==> flow/design.v <==
`timescale 1ns / 1ps
module fir
#(
    parameter   DIN_WIDTH    = 8    ,    
                FIR_TAP      = 16   ,    
                COEF_WIDTH   = 8    ,    
                DOUT_WIDTH   = 8        
)
(
    input           clk         ,
    input           rst_n       ,
    input           load_sw     ,                
    input       [ DIN_WIDTH-1:0]    data_in ,    
    input       [COEF_WIDTH-1:0]    coff_in ,    
    output      [DOUT_WIDTH-1:0]    data_out     
    );
localparam  PROD_WIDTH   = DIN_WIDTH + COEF_WIDTH,  
            ADD_WIDTH    = PROD_WIDTH + clogb2(FIR_TAP) ; 
reg [DIN_WIDTH-1:0] data_in_r;
wire [ADD_WIDTH-1:0] data_out_w;
reg [COEF_WIDTH-1:0] coff [FIR_TAP-1:0];     
wire [PROD_WIDTH-1:0] prod [FIR_TAP-1:0];    
reg [ADD_WIDTH-1:0] sum [FIR_TAP-1:0];       
always @(posedge clk or negedge rst_n) begin: LOAD
    integer i;
    if (!rst_n) begin
        for (i = 0; i <= FIR_TAP-1; i = i +1) begin
            coff[i] <= 'd0;
        end
        data_in_r <= 'd0;
    end else if(!load_sw) begin      
        coff[FIR_TAP-1] <= coff_in;
        for (i = FIR_TAP-1; i > 0; i = i -1) begin
            coff[i-1] <= coff[i];
        end
    end else begin
        data_in_r <= data_in;        
    end
end
genvar k;
generate
    for (k = 0; k < FIR_TAP; k = k + 1) begin
        assign prod[k] = data_in_r * coff[k];
    end
endgenerate
always @(posedge clk or negedge rst_n) begin: SOP
    integer m;
    if (!rst_n) begin
        for (m = 0; m < FIR_TAP; m = m + 1) begin
            sum[m] <= 'd0;
        end
    end else begin
        sum[FIR_TAP-1] <= prod[FIR_TAP-1];
        for (m = FIR_TAP-1; m > 0; m = m - 1) begin
            sum[m-1] <= prod[m-1] + sum[m];
        end
    end
end
assign data_out_w = sum[0];
assign data_out = data_out_w[ADD_WIDTH-1:ADD_WIDTH-DOUT_WIDTH];
function integer clogb2 (input integer depth);
    begin
        for(clogb2=0; depth>1; clogb2=clogb2+1)
        depth = depth >> 1;
    end
endfunction
endmodule
# Tool chain data of fir
# Tool output for the design above, in the order of the flow.
# Line numbers count from 1 in the design file above.
# Library cell names are shortened.
# Not given: n/a
[inputs]
top_module = "fir"
clock = "clk"
lib = "sky130hd"
corner = "tt_025C_1v80"

# After elaboration
# Yosys after proc, flatten, opt, wreduce and memory -nomap, before mapping. Enables and synchronous resets that opt folds into registers are not counted as muxes. Print and check cells are not counted. Equal cells are merged and count once.
[op_classes]
n_logic = 0
equal = 0
cmp = 0
addsub = 15
muxes = 0
n_reduce_logical = 0
n_div = 0
shift = 0
multipliers = 16
[ops]
columns = ["op", "count"]
rows = [
  ["multiplier 8 x 8 -> 16 bit", 16],
  ["adder 16 x 20 -> 20 bit", 13],
  ["adder 16 x 17 -> 18 bit", 1],
  ["adder 16 x 16 -> 17 bit", 1],
]
[bits]
mem_bits_rw = 0
mem_bits_ro = 0
regBits = 449
inputBits = 19
latch_bits = 0
elab_cells = 64
output_inout_bits = 8
memories = 0
clocked_rd_ports_x_width = 0

# Longest topological paths
# Depth = most cells in a row (Yosys ltp): at word level without a register or memory, in the mapped netlist without a sequential cell, where the memories' decode and read muxes count.
[depth]
word_depth = 2
ABC_AREA = 0
mapped_depth = 21
depth_no_buf = 18

# Synthesis result
# The flow's flattened synthesis, as Yosys stat reports it; memories are mapped. The netlist is that of the ABC_AREA named above (0 if unset); the other value can give another one.
# The area totals of this step are shown rounded.
[synth_totals]
sequential_area_mm2 = 0.0109
ffs = 434
synth_area_mm2 = 0.0543
buffers = 230
stdcells = 5725
[types]
columns = ["cell_type", "count", "type_area_um2"]
rows = [
  ["fa_1", 786, 1.57E+04],
  ["dfrtp_1", 434, 1.09E+04],
  ["ha_1", 641, 8.02E+03],
  ["inv_1", 1479, 5.55E+03],
  ["and2_1", 555, 3472.08],
  ["nand2_1", 541, 2.03E+03],
  ["mux2_2", 136, 1.53E+03],
  ["xnor2_1", 144, 1261.21],
  ["clkbuf_1", 189, 709.43],
  ["a21oi_1", 131, 655.629],
  ["a21o_1", 74, 555.533],
  ["xor2_1", 61, 534.262],
  ["o21ai_0", 99, 495.475],
  ["nor2_1", 77, 289.027],
  ["o21a_1", 28, 210.202],
  ["nand2b_1", 27, 168.912],
  ["o21bai_1", 21, 157.651],
  ["buf_1", 40, 150.144],
]
# Other cell types: 51; their cells: 262.

# Path before layout
# Source: OpenSTA report_checks on the synthesized netlist (no wires, ideal clock, input and output delay 20% of the period each), path of least setup slack; recovery checks are left aside. Register names are those of the netlist, which keeps one name where synthesis merged equal registers.
[synth_path]
kind = "flip-flop to flip-flop"
from = "register data_in_r[6]"
to = "register sum[1][16]"
arrival_time_ns = 4.844
launch_ns = 0.000
setup_time_ns = 0.124
t_required_ns = 6.876
period_ns = 7.0
path_stages = 20
delay_ns = 4.968
setup_slack_ns = 2.033
path_buffers = 3
period_less_setup_slack_ns = 4.967
# "delay_ns" is the arrival time less input delay plus setup time.
# "path_stages" counts driving pins, that of a launching flip-flop among them; a cell with two outputs on the path counts twice.
# "period_less_setup_slack_ns" is the clock period less the worst setup slack; recovery checks do not enter. This is arithmetic on one report: input and output delays are still those of the set period (20% each).
# The rows between start and end are the longest chain of elaborated cells between them; the timing report does not say that the signal goes this way. Where chains are equally long, one stands for them.
# Each line given opens the expression or statement behind the cell; cells for indexed reads and writes are added by Yosys, which also makes memories of some case tables.
[synth_between]
cell_sequence = "dfrtp_1 -> clkbuf_1 -> clkbuf_1 -> clkbuf_1 -> nand2_1 -> fa_1 -> inv_1 -> fa_1 -> inv_1 -> fa_1 -> fa_1 -> inv_1 -> ha_1 -> o21ai_0 -> nor2_1 -> or4_1 -> a31oi_1 -> o21ai_1 -> or2_2 -> xor2_1"
elab_chain_len = 2
cells_between = 2
lines_between = 2
classes_between = "add/sub: 1; mul: 1"
[synth_lines]
columns = ["item", "line", "source"]
rows = [
  ["from (decl)", 19, "reg [DIN_WIDTH-1:0] data_in_r;"],
  ["from (assign)", 30, "data_in_r <= 'd0;"],
  ["from (assign)", 37, "data_in_r <= data_in;"],
  ["multiplier 8 x 8 -> 16 bit", 43, "assign prod[k] = data_in_r * coff[k];"],
  ["adder 16 x 20 -> 20 bit", 55, "sum[m-1] <= prod[m-1] + sum[m];"],
  ["to (assign)", 50, "sum[m] <= 'd0;"],
  ["to (assign)", 55, ""],
  ["to (decl)", 23, "reg [ADD_WIDTH-1:0] sum [FIR_TAP-1:0];"],
]

# Timing after layout
# From the final timing report of run A: the path of least setup slack in the routed layout; clock arrival at registers is part of the times.
[layout_path]
kind = "flip-flop to flip-flop"
from = "register data_in_r[6]"
to = "register sum[8][19]"
period_ns = 7.72
setup_slack_ns = 1.99
arrival_time_ns = 6.25
launch_ns = 0.65
path_stages = 18
t_required_ns = 8.24
path_buffers = 1
setup_time_ns = 0.13
# The rows between start and end are the longest chain of elaborated cells between them; the timing report does not say that the signal goes this way. Where chains are equally long, one stands for them.
[layout_between]
cell_sequence = "dfrtp_4 -> buf_4 -> nand2_1 -> fa_1 -> inv_1 -> fa_1 -> fa_1 -> inv_1 -> fa_1 -> inv_1 -> ha_1 -> nor4_1 -> a21oi_1 -> a31o_2 -> a21o_1 -> a2111oi_4 -> o311ai_1 -> xor2_1"
elab_chain_len = 2
cells_between = 2
lines_between = 2
classes_between = "add/sub: 1; mul: 1"
[layout_lines]
columns = ["item", "line", "source"]
rows = [
  ["from (decl)", 19, "reg [DIN_WIDTH-1:0] data_in_r;"],
  ["from (assign)", 30, "data_in_r <= 'd0;"],
  ["from (assign)", 37, "data_in_r <= data_in;"],
  ["multiplier 8 x 8 -> 16 bit", 43, "assign prod[k] = data_in_r * coff[k];"],
  ["adder 16 x 20 -> 20 bit", 55, "sum[m-1] <= prod[m-1] + sum[m];"],
  ["to (assign)", 50, "sum[m] <= 'd0;"],
  ["to (assign)", 55, ""],
  ["to (decl)", 23, "reg [ADD_WIDTH-1:0] sum [FIR_TAP-1:0];"],
]

Subject: fir on sky130hd, stored results

Hello all,

Module fir, platform sky130hd: 2 stored runs of the flow (Yosys, OpenROAD) with differing settings, in no particular order. Input and output delays are each 20% of the period that was set; the output load is 0.01 pF.
"period_reached_ns" is the run's clock period less its worst setup slack. It is reckoned from that one timing run; input and output delays stay at 20% of the period that was set.
"worst_path_ns" = time allowed to the worst setup path (clock period - input delay - output delay, where it has them) - its slack; a late launch clock adds to it, a late capture clock takes from it.
The measured numbers are rounded.

# run A
==> flow/run.sh <==
#!/bin/bash
# the make line also repeats the synthesis and layout settings of config.mk as NAME=value (left out here)
make -C /OpenROAD-flow-scripts/flow DESIGN_CONFIG=/design/flow/config.mk WORK_HOME=/design/flow/orfs CLKGATE_MAP_FILE= finish
==> flow/config.mk <==
export PLATFORM = sky130hd
export DESIGN_NAME = fir
export DESIGN_NICKNAME = fir
export VERILOG_FILES = /design/flow/design.v
export SDC_FILE = /design/flow/constraint.sdc
export NUM_CORES = 4
export LEC_CHECK = 0
export CAP_MARGIN = 20
export CORE_MARGIN = 2
export CORE_UTILIZATION = 56
export PLACE_DENSITY_LB_ADDON = 0.11
export SETUP_SLACK_MARGIN = 1.73
export SLEW_MARGIN = 20
export TNS_END_PERCENT = 45
==> flow/constraint.sdc <==
create_clock -name core_clock -period 7.72 [get_ports {clk}]
set_input_delay 1.5440 -clock core_clock [delete_from_list [all_inputs] [get_ports {clk}]]
set_output_delay 1.5440 -clock core_clock [all_outputs]
set_load 0.01 [all_outputs]

==> run A: results <==
synthArea_mm2=0.0543
die_mm2=0.0994
cell_area_final_mm2=0.0577
post_route_util_pct=59.9
setup_ws_ns=1.99
tns_setup_ns=0.000
period_reached_ns=5.728
worst_path_ns=5.73
worst_path_kind="flip-flop to flip-flop"

# run B
==> flow/run.sh <==
#!/bin/bash
# the make line also repeats the synthesis and layout settings of config.mk as NAME=value (left out here)
make -C /OpenROAD-flow-scripts/flow DESIGN_CONFIG=/design/flow/config.mk WORK_HOME=/design/flow/orfs CLKGATE_MAP_FILE= finish
==> flow/config.mk <==
export PLATFORM = sky130hd
export DESIGN_NAME = fir
export DESIGN_NICKNAME = fir
export VERILOG_FILES = /design/flow/design.v
export SDC_FILE = /design/flow/constraint.sdc
export NUM_CORES = 4
export LEC_CHECK = 0
export CAP_MARGIN = 10
export CELL_PAD_IN_SITES_DETAIL_PLACEMENT = 0
export CORE_ASPECT_RATIO = 0.53
export CORE_MARGIN = 9
export CORE_UTILIZATION = 36
export CTS_CLUSTER_DIAMETER = 204
export CTS_CLUSTER_SIZE = 10
export MAX_ROUTING_LAYER = met4
export MIN_ROUTING_LAYER = met1
export SETUP_SLACK_MARGIN = 0.39
export SLEW_MARGIN = 20
export TNS_END_PERCENT = 70
==> flow/constraint.sdc <==
create_clock -name core_clock -period 3.74 [get_ports {clk}]
set_input_delay 0.7480 -clock core_clock [delete_from_list [all_inputs] [get_ports {clk}]]
set_output_delay 0.7480 -clock core_clock [all_outputs]
set_load 0.01 [all_outputs]

==> run B: results <==
synthArea_mm2=0.0543
die_mm2=0.166
cell_area_final_mm2=0.0694
post_route_util_pct=46.5
setup_ws_ns=-1.14
tns_setup_ns=-147
period_reached_ns=4.884
worst_path_ns=4.88
worst_path_kind="flip-flop to flip-flop"

Thanks
